==> flow/design.v <==
module design_5 #(parameter width = 8, parameter cwidth =4)(
  input [width-1:0] OPA, OPB,
  input CLK, RST, CE, MODE, CIN,
  input [1:0] INP_VALID,
  input [cwidth-1:0] CMD,
  output reg [2*width:0] RES,
  output reg OFLOW,
  output reg COUT,
  output reg G,
  output reg L,
  output reg E,
  output reg ERR
);
reg [2*width:0] temp;
reg [2*width:0] next_RES;
reg next_COUT, next_OFLOW, next_G, next_L, next_E, next_ERR;
localparam CMD_ADD = 4'b0000;
localparam CMD_SUB = 4'b0001;
localparam CMD_ADD_CIN = 4'b0010;
localparam CMD_SUB_CIN = 4'b0011;
localparam CMD_EGL = 4'b1000;
localparam CMD_INC_MUL = 4'b1001;
localparam CMD_SHIFT_MUL = 4'b1010;
localparam CMD_SI_UNSI_ADD = 4'b1011;
localparam CMD_SI_UNSI_SUB = 4'b1100;
localparam CMD_INC_A = 4'b0100;
localparam CMD_DEC_A = 4'b0101;
localparam CMD_INC_B = 4'b0110;
localparam CMD_DEC_B = 4'b0111;
localparam CMD_AND = 4'b0000;
localparam CMD_NAND = 4'b0001;
localparam CMD_OR = 4'b0010;
localparam CMD_NOR = 4'b0011;
localparam CMD_XOR = 4'b0100;
localparam CMD_XNOR = 4'b0101;
localparam CMD_ROL_A_B = 4'b1100;
localparam CMD_ROR_A_B = 4'b1101;
localparam CMD_NOT_A = 4'b0110;
localparam CMD_SHR1_A = 4'b1000;
localparam CMD_SHLI_A = 4'b1001;
localparam CMD_NOT_B = 4'b0111;
localparam CMD_SHR1_B = 4'b1010;
localparam CMD_SHL1_B = 4'b1011;
wire [2:0] amount;
assign amount = OPB[2:0];
always@(posedge CLK or posedge RST)
begin
    if(RST)begin
        next_RES <= 'b0;
        next_COUT <= 1'b0;
        next_OFLOW <= 1'b0;
        next_G <= 1'b0;
        next_E <= 1'b0;
        next_L <= 1'b0;
        next_ERR <= 1'b0;
    end
    else if(CE)
    begin
        if(INP_VALID == 2'b00)
        begin
            next_RES <= 'b0;
            next_COUT <= 1'b0;
            next_OFLOW <= 1'b0;
            next_G <= 1'b0;
            next_E <= 1'b0;
            next_L <= 1'b0;
            next_ERR <= 1'b0;
        end
        else if(INP_VALID ==2'b11)
        begin
            next_RES <= 'b0;
            next_COUT <= 1'b0;
            next_OFLOW <= 1'b0;
            next_G <= 1'b0;
            next_E <= 1'b0;
            next_L <= 1'b0;
            next_ERR <= 1'b0;
            if(MODE)begin
                case(CMD)
                    CMD_ADD:
                    begin
                        temp = OPA + OPB;
                        next_RES <= temp;
                        next_COUT <= temp[width];
                    end
                    CMD_SUB:
                    begin
                        next_OFLOW <= (OPA<OPB)?1'b1:1'b0;
                        next_RES <= OPA-OPB;
                    end
                    CMD_ADD_CIN:
                    begin
                        temp = OPA + OPB + CIN;
                        next_RES <= temp;
                        next_COUT <= temp[width];
                    end
                    CMD_SUB_CIN:
                    begin
                        next_OFLOW <= (OPA<OPB)?1'b1:1'b0;
                        next_RES <= OPA-OPB-CIN;
                    end
                    CMD_EGL:
                    begin
                        next_RES <= 'b0;
                        if(OPA==OPB)
                        begin
                            next_E <= 1'b1;
                            next_G <= 1'b0;
                            next_L <= 1'b0;
                        end
                        else if(OPA>OPB)
                        begin
                            next_E <= 1'b0;
                            next_G <= 1'b1;
                            next_L <= 1'b0;
                        end
                        else
                        begin
                            next_E <= 1'b0;
                            next_G <= 1'b0;
                            next_L <= 1'b1;
                        end
                    end
                    CMD_INC_MUL:
                    begin
                        temp = (OPA+1) * (OPB+1);
                        next_RES <= temp;
                        next_COUT <= temp[2*width];
                    end
                    CMD_SHIFT_MUL:
                    begin
                        temp =(OPA<<1)*OPB;
                        next_RES <= temp;
                        next_COUT <= temp[2*width];
                    end
                    CMD_SI_UNSI_ADD:
                    begin
                        temp = $signed(OPA) + $signed(OPB);
                        next_RES <= temp;
                        next_COUT <= temp[width];
                        next_OFLOW <= ((OPA[width-1] == OPB[width-1]) && (temp[width-1] != OPA[width-1])) ? 1'b1 : 1'b0;
                        if($signed(OPA)==$signed(OPB))
                        begin
                            next_E <= 1'b1;
                            next_G <= 1'b0;
                            next_L <= 1'b0;
                        end
                        else if($signed(OPA)>$signed(OPB))
                        begin
                            next_E <= 1'b0;
                            next_G <= 1'b1;
                            next_L <= 1'b0;
                        end
                        else
                        begin
                            next_E <= 1'b0;
                            next_G <= 1'b0;
                            next_L <= 1'b1;
                        end
                    end
                    CMD_SI_UNSI_SUB:
                    begin
                        temp = $signed(OPA) - $signed(OPB);
                        next_RES<= temp;
                        next_COUT <= temp[width];
                       next_OFLOW <= ((OPA[width-1] != OPB[width-1]) && (temp[width-1] != OPA[width-1])) ? 1'b1 : 1'b0;
                        if($signed(OPA) == $signed(OPB))
                        begin
                            next_E <= 1'b1;
                            next_G <= 1'b0;
                            next_L <= 1'b0;
                        end
                        else if($signed(OPA) > $signed(OPB))
                        begin
                            next_E <= 1'b0;
                            next_G <= 1'b1;
                            next_L <= 1'b0;
                        end
                        else
                        begin
                            next_E <= 1'b0;
                            next_G <= 1'b0;
                            next_L <= 1'b1;
                        end
                    end
                    default:
                    begin
                        next_RES <= 'b0;
                        next_COUT <= 1'b0;
                        next_OFLOW <= 1'b0;
                        next_G <= 1'b0;
                        next_E <= 1'b0;
                        next_L <= 1'b0;
                        next_ERR <= 1'b0;
                    end
                endcase
            end
            else begin
                case(CMD)
                    CMD_AND:next_RES <= {{width*2-(width-1){1'b0}},OPA&OPB};
                    CMD_NAND:next_RES <= {{width*2-(width-1){1'b0}},~(OPA&OPB)};
                    CMD_OR:next_RES <= {{width*2-(width-1){1'b0}},OPA|OPB};
                    CMD_NOR:next_RES <= {{width*2-(width-1){1'b0}},~(OPA|OPB)};
                    CMD_XOR:next_RES <= {{width*2-(width-1){1'b0}},OPA^OPB};
                    CMD_XNOR:next_RES <= {{width*2-(width-1){1'b0}},~(OPA^OPB)};
                    CMD_ROL_A_B:
                    begin
                        if (amount == 0)
                            next_RES <= {{width*2-(width-1){1'b0}}, OPA};
                        else
                            next_RES <= {{width*2-(width){1'b0}}, (OPA << amount) | (OPA >> (width - amount))};
                        next_ERR <= (width > 3 && |OPB[width-1:3]) ? 1'b1 : 1'b0;
                    end
                    CMD_ROR_A_B:
                    begin
                        if (amount == 0)
                            next_RES <= {{width*2-(width-1){1'b0}}, OPA};
                        else
                            next_RES <= {{width*2-(width-1){1'b0}}, (OPA >> amount) | (OPA << (width - amount))};
                        next_ERR <= (width > 3 && |OPB[width-1:3]) ? 1'b1 : 1'b0;
                    end
                    default:
                    begin
                        next_RES <='b0;
                        next_COUT <= 1'b0;
                        next_OFLOW <= 1'b0;
                        next_G <= 1'b0;
                        next_E <= 1'b0;
                        next_L <= 1'b0;
                        next_ERR <= 1'b0;
                    end
                endcase
            end
        end
        else if(INP_VALID == 2'b01)
        begin
            next_RES <=  'b0;
            next_COUT <= 1'b0;
            next_OFLOW <= 1'b0;
            next_G <= 1'b0;
            next_E <= 1'b0;
            next_L <= 1'b0;
            next_ERR <= 1'b0;
            if(MODE)begin
                case(CMD)
                    CMD_INC_A:next_RES <= OPA+1;
                    CMD_DEC_A:next_RES <= OPA-1;
                    default:
                    begin
                        next_RES <= 'b0;
                        next_COUT <= 1'b0;
                        next_OFLOW <= 1'b0;
                        next_G <= 1'b0;
                        next_E <= 1'b0;
                        next_L <= 1'b0;
                        next_ERR <= 1'b0;
                    end
                endcase
            end
            else begin
                case(CMD)
                    CMD_NOT_A:next_RES <= {{width*2-(width-1){1'b0}},~OPA};
                    CMD_SHR1_A:next_RES <= {{width*2-(width-1){1'b0}},OPA>>1};
                    CMD_SHLI_A:next_RES <= {{width*2-(width-1){1'b0}},OPA<<1};
                    default:
                    begin
                        next_RES <= 'b0;
                        next_COUT <= 1'b0;
                        next_OFLOW <= 1'b0;
                        next_G <= 1'b0;
                        next_E <= 1'b0;
                        next_L <= 1'b0;
                        next_ERR <= 1'b0;
                    end
                endcase
            end
        end
        else if(INP_VALID == 2'b10)
            begin
                next_RES <= 'b0;
                next_COUT <= 1'b0;
                next_OFLOW <= 1'b0;
                next_G <= 1'b0;
                next_E <= 1'b0;
                next_L <= 1'b0;
                next_ERR <= 1'b0;
                if(MODE) begin
                    case(CMD)
                        CMD_INC_B: next_RES <= OPB + 1;
                        CMD_DEC_B: next_RES <= OPB - 1;
                        default:
                        begin
                            next_RES <= 'b0;
                            next_COUT <= 1'b0;
                            next_OFLOW <= 1'b0;
                            next_G <= 1'b0;
                            next_E <= 1'b0;
                            next_L <= 1'b0;
                            next_ERR <= 1'b0;
                        end
                    endcase
                end
                else begin
                    case(CMD)
                        CMD_NOT_B:next_RES <= {{width*2-(width-1){1'b0}},~OPB};
                        CMD_SHR1_B:next_RES <= {{width*2-(width-1){1'b0}},OPB>>1};
                        CMD_SHL1_B:next_RES <= {{width*2-(width-1){1'b0}},OPB<<1};
                        default:
                        begin
                            next_RES <= 'b0;
                            next_COUT <= 1'b0;
                            next_OFLOW <= 1'b0;
                            next_G <= 1'b0;
                            next_E <= 1'b0;
                            next_L <= 1'b0;
                            next_ERR <= 1'b0;
                        end
                    endcase
                end
        end
    end
end
always @(posedge CLK or posedge RST) begin
    if(RST) begin
        RES <= 'b0;
        COUT <= 1'b0;
        OFLOW <= 1'b0;
        G <= 1'b0;
        E <= 1'b0;
        L <= 1'b0;
        ERR <= 1'b0;
    end else if (CE) begin
        RES <= next_RES;
        COUT <= next_COUT;
        OFLOW <= next_OFLOW;
        G <= next_G;
        L <= next_L;
        E <= next_E;
        ERR <= next_ERR;
    end
end
endmodule
; Tool chain data of design_5
; Each step is given for the RTL above and for the edited RTL.
; Lines under "before" count in the file above, lines under "after" in the edited file.
; "change": "after" minus "before" as printed here. "rel_change_pct": 100 x difference / "before".
; Operators carry their Yosys type and port widths (W data, S select, Z words).
; The mark -- stands for no value.
[inputs]
design = design_5
clock = CLK
library = sky130hd
lib_corner = tt_025C_1v80

; Edit of the RTL
; The edit as a unified diff against the file above.
; This change comes from a script, not from a designer. The edited design behaves differently; no optimisation was intended.
; begin of diff
@@ -330,5 +330,5 @@
         L <= 1'b0;
         ERR <= 1'b0;
-    end else if (CE) begin
+    end else begin
         RES <= next_RES;
         COUT <= next_COUT;
; end of diff

; Elaborated design
; Source: Yosys, flattened and elaborated, memories not mapped. Widths are those after wreduce. Registers that Yosys merges into a memory's read port (data or address) are not register bits. Print and check cells do not count.
[word_totals]
columns = item, before, after, change, rel_change_pct
row1 = regBits, 46, 46, 0, 0.00
row2 = input_bits, 27, 27, 0, 0.00
row3 = out_inout_bits, 23, 23, 0, 0.00
[classes]
columns = item, before, after, change, rel_change_pct
row1 = n_addsub, 11, 11, 0, 0.00
row2 = n_mul, 2, 2, 0, 0.00
row3 = compare, 3, 3, 0, 0.00
row4 = eq_ne, 22, 22, 0, 0.00
row5 = n_shift, 4, 4, 0, 0.00
row6 = mux, 55, 55, 0, 0.00
row7 = bitwise, 10, 10, 0, 0.00
row8 = reduce_logical, 11, 11, 0, 0.00
[ops]
columns = operator, before, after, change, rel_change_pct
row1 = $mux W1, 35, 35, 0, 0.00
row2 = $mux W17, 7, 7, 0, 0.00
row3 = $eq A4 B4 Y1 const B, 6, 6, 0, 0.00
row4 = $not A8 Y8, 5, 5, 0, 0.00
row5 = $eq A4 B3 Y1 const B, 4, 4, 0, 0.00
row6 = $ne A1 B1 Y1, 3, 3, 0, 0.00
row7 = $or A8 B8 Y8, 3, 3, 0, 0.00
row8 = $pmux W1 S2, 3, 3, 0, 0.00
row9 = $reduce_or A2 Y1, 3, 3, 0, 0.00
row10 = $add A8 B1 Y9 const B, 2, 2, 0, 0.00
row11 = $add A8 B8 Y9, 2, 2, 0, 0.00
row12 = $eq A2 B2 Y1 const B, 2, 2, 0, 0.00
row13 = $eq A4 B2 Y1 const B, 2, 2, 0, 0.00
row14 = $eq A8 B8 Y1, 2, 2, 0, 0.00
row15 = $gt A8 B8 Y1, 2, 2, 0, 0.00
row16 = $logic_and A1 B1 Y1, 2, 2, 0, 0.00
row17 = $mux W8, 2, 2, 0, 0.00
row18 = $pmux W17 S2, 2, 2, 0, 0.00
row19 = $pmux W17 S8, 2, 2, 0, 0.00
row20 = $pmux W8 S3, 2, 2, 0, 0.00
row21 = $sub A8 B1 Y9 const B, 2, 2, 0, 0.00
row22 = $sub A8 B8 Y9, 2, 2, 0, 0.00
row23 = $add A9 B1 Y10, 1, 1, 0, 0.00
row24 = $and A8 B8 Y8, 1, 1, 0, 0.00
row25 = $eq A1 B1 Y1, 1, 1, 0, 0.00
row26 = $eq A2 B1 Y1 const B, 1, 1, 0, 0.00
row27 = $eq A4 B1 Y1 const B, 1, 1, 0, 0.00
row28 = $logic_not A2 Y1, 1, 1, 0, 0.00
; The list need not be complete.

; Longest topological paths
; Yosys ltp: most cells in a row. Word level: on the elaborated netlist, between registers, memories and ports. Mapped: between sequential cells and ports; inverters and the memories' decode and read muxes count.
[depth]
columns = item, before, after, change, rel_change_pct
row1 = depth_word, 8, 8, 0, 0.00
row2 = abc_area, 0, 0, --, --
row3 = ltp_mapped, 25, 23, -2, -8.00
row4 = depth_no_buf, 22, 22, 0, 0.00

; Netlist
; The flow's flattened synthesis, as Yosys stat reports it; memories are mapped. The netlist is that of the ABC_AREA named above (0 if unset); the other value can give another one.
[by_type]
columns = cell_type, before, after, change, rel_change_pct
row1 = sky130_fd_sc_hd__a21oi_1, 68, 46, -22, -32.35
row2 = sky130_fd_sc_hd__mux2_2, 26, 6, -20, -76.92
row3 = sky130_fd_sc_hd__nand2_1, 108, 96, -12, -11.11
row4 = sky130_fd_sc_hd__clkbuf_1, 28, 39, 11, 39.29
row5 = sky130_fd_sc_hd__o22ai_1, 9, 20, 11, 122.22
row6 = sky130_fd_sc_hd__xnor2_1, 52, 62, 10, 19.23
row7 = sky130_fd_sc_hd__o221ai_1, 11, 21, 10, 90.91
row8 = sky130_fd_sc_hd__o211ai_1, 19, 10, -9, -47.37
row9 = sky130_fd_sc_hd__nor2_1, 148, 140, -8, -5.41
row10 = sky130_fd_sc_hd__o21ai_1, 13, 5, -8, -61.54
row11 = sky130_fd_sc_hd__nor3_1, 25, 32, 7, 28.00
row12 = sky130_fd_sc_hd__buf_2, 24, 17, -7, -29.17
row13 = sky130_fd_sc_hd__a211oi_1, 10, 17, 7, 70.00
row14 = sky130_fd_sc_hd__xor2_1, 28, 22, -6, -21.43
row15 = sky130_fd_sc_hd__o2bb2ai_1, 2, 8, 6, 300.00
row16 = sky130_fd_sc_hd__buf_1, 14, 9, -5, -35.71
row17 = sky130_fd_sc_hd__or2_2, 14, 19, 5, 35.71
row18 = sky130_fd_sc_hd__nor4_1, 12, 7, -5, -41.67
; The list need not be complete.
[synth_totals]
columns = item, before, after, change, rel_change_pct
row1 = cell_count, 1401, 1337, -64, -4.57
row2 = synth_area_um2, 11289.6, 10794.1, -495.5, -4.39
row3 = sequential_area_um2, 1151.1, 1151.1, 0.0, 0.00
row4 = ff_cells, 46, 46, 0, 0.00
row5 = buf_cells, 80, 73, -7, -8.75

; Worst setup path after synthesis
; Source: OpenSTA report_checks on the synthesized netlist (no wires, ideal clock, input and output delay 20% of the period each), path of least setup slack; recovery checks are left aside. Register names are those of the netlist, which keeps one name where synthesis merged equal registers.
[synth_path]
columns = item, before, after, change, rel_change_pct
row1 = path_type, input to register, input to register, --, --
row2 = start, input OPB[0], input OPB[1], --, --
row3 = end, register next_RES[15], register next_RES[16], --, --
row4 = clock_period_ns, 8.0, 8.0, 0.0, 0.00
row5 = input_delay_ns, 1.600, 1.600, 0.000, 0.00
row6 = setup_ns, 0.123, 0.124, 0.001, --
row7 = t_first_pin_ns, 1.600, 1.600, 0.000, 0.00
row8 = arrival_ns, 6.869, 6.742, -0.127, -1.85
row9 = required_ns, 7.877, 7.876, -0.001, -0.01
row10 = setup_slack_ns, 1.008, 1.134, 0.126, --
row11 = delay_ns, 5.392, 5.266, -0.126, -2.34
row12 = stages, 24, 22, -2, -8.33
row13 = n_path_buf, 5, 3, -2, -40.00
row14 = synth_period_reached_ns, 6.992, 6.866, -0.126, -1.80
; "delay_ns" = arrival - input delay + setup time.
; "stages" counts driving pins, that of a launching flip-flop among them; a cell with two outputs on the path counts twice.
; "synth_period_reached_ns" = period - worst setup slack (recovery checks aside). The figure is calculated, with input and output delays left at 20% of the set period.
; Between the ends stands the longest chain of elaborated cells between them, by number of cells; it is not shown to be the way that was timed. Of several equally long chains one is given.
; Each line given opens the expression or statement behind the cell; cells for indexed reads and writes are added by Yosys, which also makes memories of some case tables.
; A register here has more assigning lines than the two given.
[synth_between_before]
path_cell_list = sky130_fd_sc_hd__buf_2 sky130_fd_sc_hd__buf_4 sky130_fd_sc_hd__inv_2 sky130_fd_sc_hd__ha_1 sky130_fd_sc_hd__clkbuf_1 sky130_fd_sc_hd__buf_2 sky130_fd_sc_hd__clkbuf_1 sky130_fd_sc_hd__nand2b_1 sky130_fd_sc_hd__fa_1 sky130_fd_sc_hd__inv_1 sky130_fd_sc_hd__fa_1 sky130_fd_sc_hd__fa_1 sky130_fd_sc_hd__inv_1 sky130_fd_sc_hd__fa_1 sky130_fd_sc_hd__inv_1 sky130_fd_sc_hd__ha_1 sky130_fd_sc_hd__or2_2 sky130_fd_sc_hd__a21oi_1 sky130_fd_sc_hd__nor3_1 sky130_fd_sc_hd__nor3_1 sky130_fd_sc_hd__nor3_1 sky130_fd_sc_hd__xor2_1 sky130_fd_sc_hd__a221oi_2 sky130_fd_sc_hd__o21ai_2
elab_chain_len = 7
cells_between = 16
classes_between = 6 x add/sub; 2 x mul; 8 x mux
[synth_lines_before]
columns = item, line
row1 = "start, declared", 2  ; input [width-1:0] OPA, OPB,
row2 = $sub A8 B1 Y9, 290  ; CMD_DEC_B: next_RES <= OPB - 1;
row3 = $pmux W17 S2, 288  ; case(CMD)
row4 = $mux W17, 287  ; if(MODE) begin
row5 = $mux W17, 278  ; else if(INP_VALID == 2'b10)
row6 = $mux W17, 235  ; else if(INP_VALID == 2'b01)
row7 = $mux W17, 69  ; else if(INP_VALID ==2'b11)
row8 = $mux W17, 59  ; if(INP_VALID == 2'b00)
row9 = "end, assigned", 83  ; next_RES <= temp;
row10 = "end, assigned", 89  ; next_RES <= OPA-OPB;
row11 = "end, declared", 15  ; reg [2*width:0] next_RES;
[synth_between_after]
path_cell_list = sky130_fd_sc_hd__inv_1 sky130_fd_sc_hd__buf_1 sky130_fd_sc_hd__ha_1 sky130_fd_sc_hd__buf_1 sky130_fd_sc_hd__clkbuf_1 sky130_fd_sc_hd__nand2_1 sky130_fd_sc_hd__fa_1 sky130_fd_sc_hd__inv_1 sky130_fd_sc_hd__fa_1 sky130_fd_sc_hd__inv_1 sky130_fd_sc_hd__fa_1 sky130_fd_sc_hd__fa_1 sky130_fd_sc_hd__inv_1 sky130_fd_sc_hd__ha_1 sky130_fd_sc_hd__o21ai_0 sky130_fd_sc_hd__o21a_1 sky130_fd_sc_hd__o31ai_1 sky130_fd_sc_hd__o22ai_1 sky130_fd_sc_hd__xnor2_1 sky130_fd_sc_hd__a22oi_1 sky130_fd_sc_hd__o2111a_1 sky130_fd_sc_hd__o21ai_1
elab_chain_len = 7
cells_between = 16
classes_between = 6 x add/sub; 2 x mul; 8 x mux
[synth_lines_after]
columns = item, line
row1 = "start, declared", 2  ; input [width-1:0] OPA, OPB,
row2 = $sub A8 B1 Y9, 290  ; CMD_DEC_B: next_RES <= OPB - 1;
row3 = $pmux W17 S2, 288  ; case(CMD)
row4 = $mux W17, 287  ; if(MODE) begin
row5 = $mux W17, 278  ; else if(INP_VALID == 2'b10)
row6 = $mux W17, 235  ; else if(INP_VALID == 2'b01)
row7 = $mux W17, 69  ; else if(INP_VALID ==2'b11)
row8 = $mux W17, 59  ; if(INP_VALID == 2'b00)
row9 = "end, assigned", 83  ; next_RES <= temp;
row10 = "end, assigned", 89  ; next_RES <= OPA-OPB;
row11 = "end, declared", 15  ; reg [2*width:0] next_RES;

; Timing after layout
; Path of least setup slack in the final report of the runs of pair 1 (OpenROAD, finished layout, wires in). Where an end is a register, its clock arrival counts in the times.
[layout_path]
columns = item, before, after, change, rel_change_pct
row1 = path_type, input to register, input to register, --, --
row2 = start, input OPA[1], input OPA[1], --, --
row3 = end, register next_RES[15], register next_RES[16], --, --
row4 = clock_period_ns, 8.0, 8.0, 0.0, 0.00
row5 = input_delay_ns, 1.60, 1.60, 0.00, 0.00
row6 = setup_ns, 0.11, 0.11, 0.00, --
row7 = t_first_pin_ns, 1.60, 1.60, 0.00, 0.00
row8 = arrival_ns, 7.65, 7.53, -0.12, -1.57
row9 = required_ns, 8.17, 8.17, 0.00, 0.00
row10 = setup_slack_ns, 0.52, 0.64, 0.12, --
row11 = stages, 22, 22, 0, 0.00
row12 = n_path_buf, 1, 1, 0, 0.00
; Between the ends stands the longest chain of elaborated cells between them, by number of cells; it is not shown to be the way that was timed. Of several equally long chains one is given.
; A register here has more assigning lines than the two given.
[layout_between_before]
path_cell_list = sky130_fd_sc_hd__clkdlybuf4s50_1 sky130_fd_sc_hd__ha_1 sky130_fd_sc_hd__nand4_1 sky130_fd_sc_hd__nor2_1 sky130_fd_sc_hd__xnor2_1 sky130_fd_sc_hd__nand2_1 sky130_fd_sc_hd__fa_1 sky130_fd_sc_hd__inv_1 sky130_fd_sc_hd__fa_1 sky130_fd_sc_hd__fa_1 sky130_fd_sc_hd__inv_1 sky130_fd_sc_hd__fa_1 sky130_fd_sc_hd__inv_1 sky130_fd_sc_hd__ha_1 sky130_fd_sc_hd__or2_2 sky130_fd_sc_hd__a21oi_1 sky130_fd_sc_hd__nor3_1 sky130_fd_sc_hd__nor3_1 sky130_fd_sc_hd__nor3_1 sky130_fd_sc_hd__xor2_1 sky130_fd_sc_hd__a221oi_2 sky130_fd_sc_hd__o21ai_2
elab_chain_len = 6
cells_between = 15
classes_between = 6 x add/sub; 2 x mul; 7 x mux
[layout_lines_before]
columns = item, line
row1 = "start, declared", 2  ; input [width-1:0] OPA, OPB,
row2 = $add A8 B1 Y9, 126  ; temp = (OPA+1) * (OPB+1);
row3 = $mul A32 B32 Y17, 126
row4 = $pmux W17 S8, 79  ; case(CMD)
row5 = $mux W17, 78  ; if(MODE)begin
row6 = $mux W17, 69  ; else if(INP_VALID ==2'b11)
row7 = $mux W17, 59  ; if(INP_VALID == 2'b00)
row8 = "end, assigned", 83  ; next_RES <= temp;
row9 = "end, assigned", 89  ; next_RES <= OPA-OPB;
row10 = "end, declared", 15  ; reg [2*width:0] next_RES;
[layout_between_after]
path_cell_list = sky130_fd_sc_hd__clkdlybuf4s50_1 sky130_fd_sc_hd__ha_1 sky130_fd_sc_hd__nand3_1 sky130_fd_sc_hd__nor2_1 sky130_fd_sc_hd__xnor2_1 sky130_fd_sc_hd__nand2_1 sky130_fd_sc_hd__fa_1 sky130_fd_sc_hd__inv_1 sky130_fd_sc_hd__fa_1 sky130_fd_sc_hd__inv_1 sky130_fd_sc_hd__fa_1 sky130_fd_sc_hd__fa_1 sky130_fd_sc_hd__inv_1 sky130_fd_sc_hd__ha_1 sky130_fd_sc_hd__o21ai_0 sky130_fd_sc_hd__o21a_1 sky130_fd_sc_hd__o31ai_1 sky130_fd_sc_hd__o22ai_1 sky130_fd_sc_hd__xnor2_1 sky130_fd_sc_hd__a22oi_1 sky130_fd_sc_hd__o2111a_1 sky130_fd_sc_hd__o21ai_1
elab_chain_len = 6
cells_between = 15
classes_between = 6 x add/sub; 2 x mul; 7 x mux
[layout_lines_after]
columns = item, line
row1 = "start, declared", 2  ; input [width-1:0] OPA, OPB,
row2 = $add A8 B1 Y9, 126  ; temp = (OPA+1) * (OPB+1);
row3 = $mul A32 B32 Y17, 126
row4 = $pmux W17 S8, 79  ; case(CMD)
row5 = $mux W17, 78  ; if(MODE)begin
row6 = $mux W17, 69  ; else if(INP_VALID ==2'b11)
row7 = $mux W17, 59  ; if(INP_VALID == 2'b00)
row8 = "end, assigned", 83  ; next_RES <= temp;
row9 = "end, assigned", 89  ; next_RES <= OPA-OPB;
row10 = "end, declared", 15  ; reg [2*width:0] next_RES;

; Flow runs
; Runs of the flow (Yosys, OpenROAD) on both versions; the two runs of a pair have the same settings. The constraints put input and output delay at 20% of the set period each and load the outputs with 0.01 pF.
[flow_settings_pair_1]
CORE_UTILIZATION = 40
period_ns = 8.0
CAP_MARGIN = 20
CORE_MARGIN = 2
SLEW_MARGIN = 20
[measured_pair_1]
columns = item, before, after, change, rel_change_pct
row1 = post_synth_area_um2, 11289.6, 10794.1, -495.5, -4.39
row2 = die_area_um2, 29584.0, 28314.8, -1269.2, -4.29
row3 = finish.stdcell_area_um2, 12400.6, 11962.7, -437.9, -3.53
row4 = finish.utilization_pct, 44.6, 44.8, 0.2, --
row5 = setup_ws_ns, 0.520, 0.645, 0.125, --
row6 = final_hold_ws_ns, 0.487, 0.379, -0.108, --
row7 = total_power_uw, 2084, 2085, 1, 0.05
row8 = achievedPeriod_ns, 7.480, 7.355, -0.125, -1.67
[flow_settings_pair_2]
CELL_PAD_IN_SITES_DETAIL_PLACEMENT = 0
CORE_MARGIN = 2
CORE_UTILIZATION = 17
GPL_ROUTABILITY_DRIVEN = 0
GPL_TIMING_DRIVEN = 0
HOLD_SLACK_MARGIN = -0.08
MAX_ROUTING_LAYER = met5
PLACE_DENSITY = 0.37
SETUP_SLACK_MARGIN = -0.55
SLEW_MARGIN = 40
TNS_END_PERCENT = 80
period_ns = 7.21
CAP_MARGIN = 20
[measured_pair_2]
columns = item, before, after, change, rel_change_pct
row1 = post_synth_area_um2, 11289.6, 10794.1, -495.5, -4.39
row2 = die_area_um2, 68486.9, 65525.8, -2961.1, -4.32
row3 = finish.stdcell_area_um2, 13249.0, 12632.1, -616.9, -4.66
row4 = finish.utilization_pct, 20.2, 20.1, -0.1, --
row5 = setup_ws_ns, -0.269, -0.269, 0.000, --
row6 = final_hold_ws_ns, 0.496, 0.376, -0.120, --
row7 = total_power_uw, 2370, 2370, 0, 0.00
row8 = achievedPeriod_ns, 7.479, 7.479, 0.000, 0.00
; By "achievedPeriod_ns" is meant the clock period of the run minus its worst setup slack. This is arithmetic on one report: input and output delays are still those of the set period (20% each).
; "total_power_uw" is the tool's figure for a default switching activity; nothing was simulated.
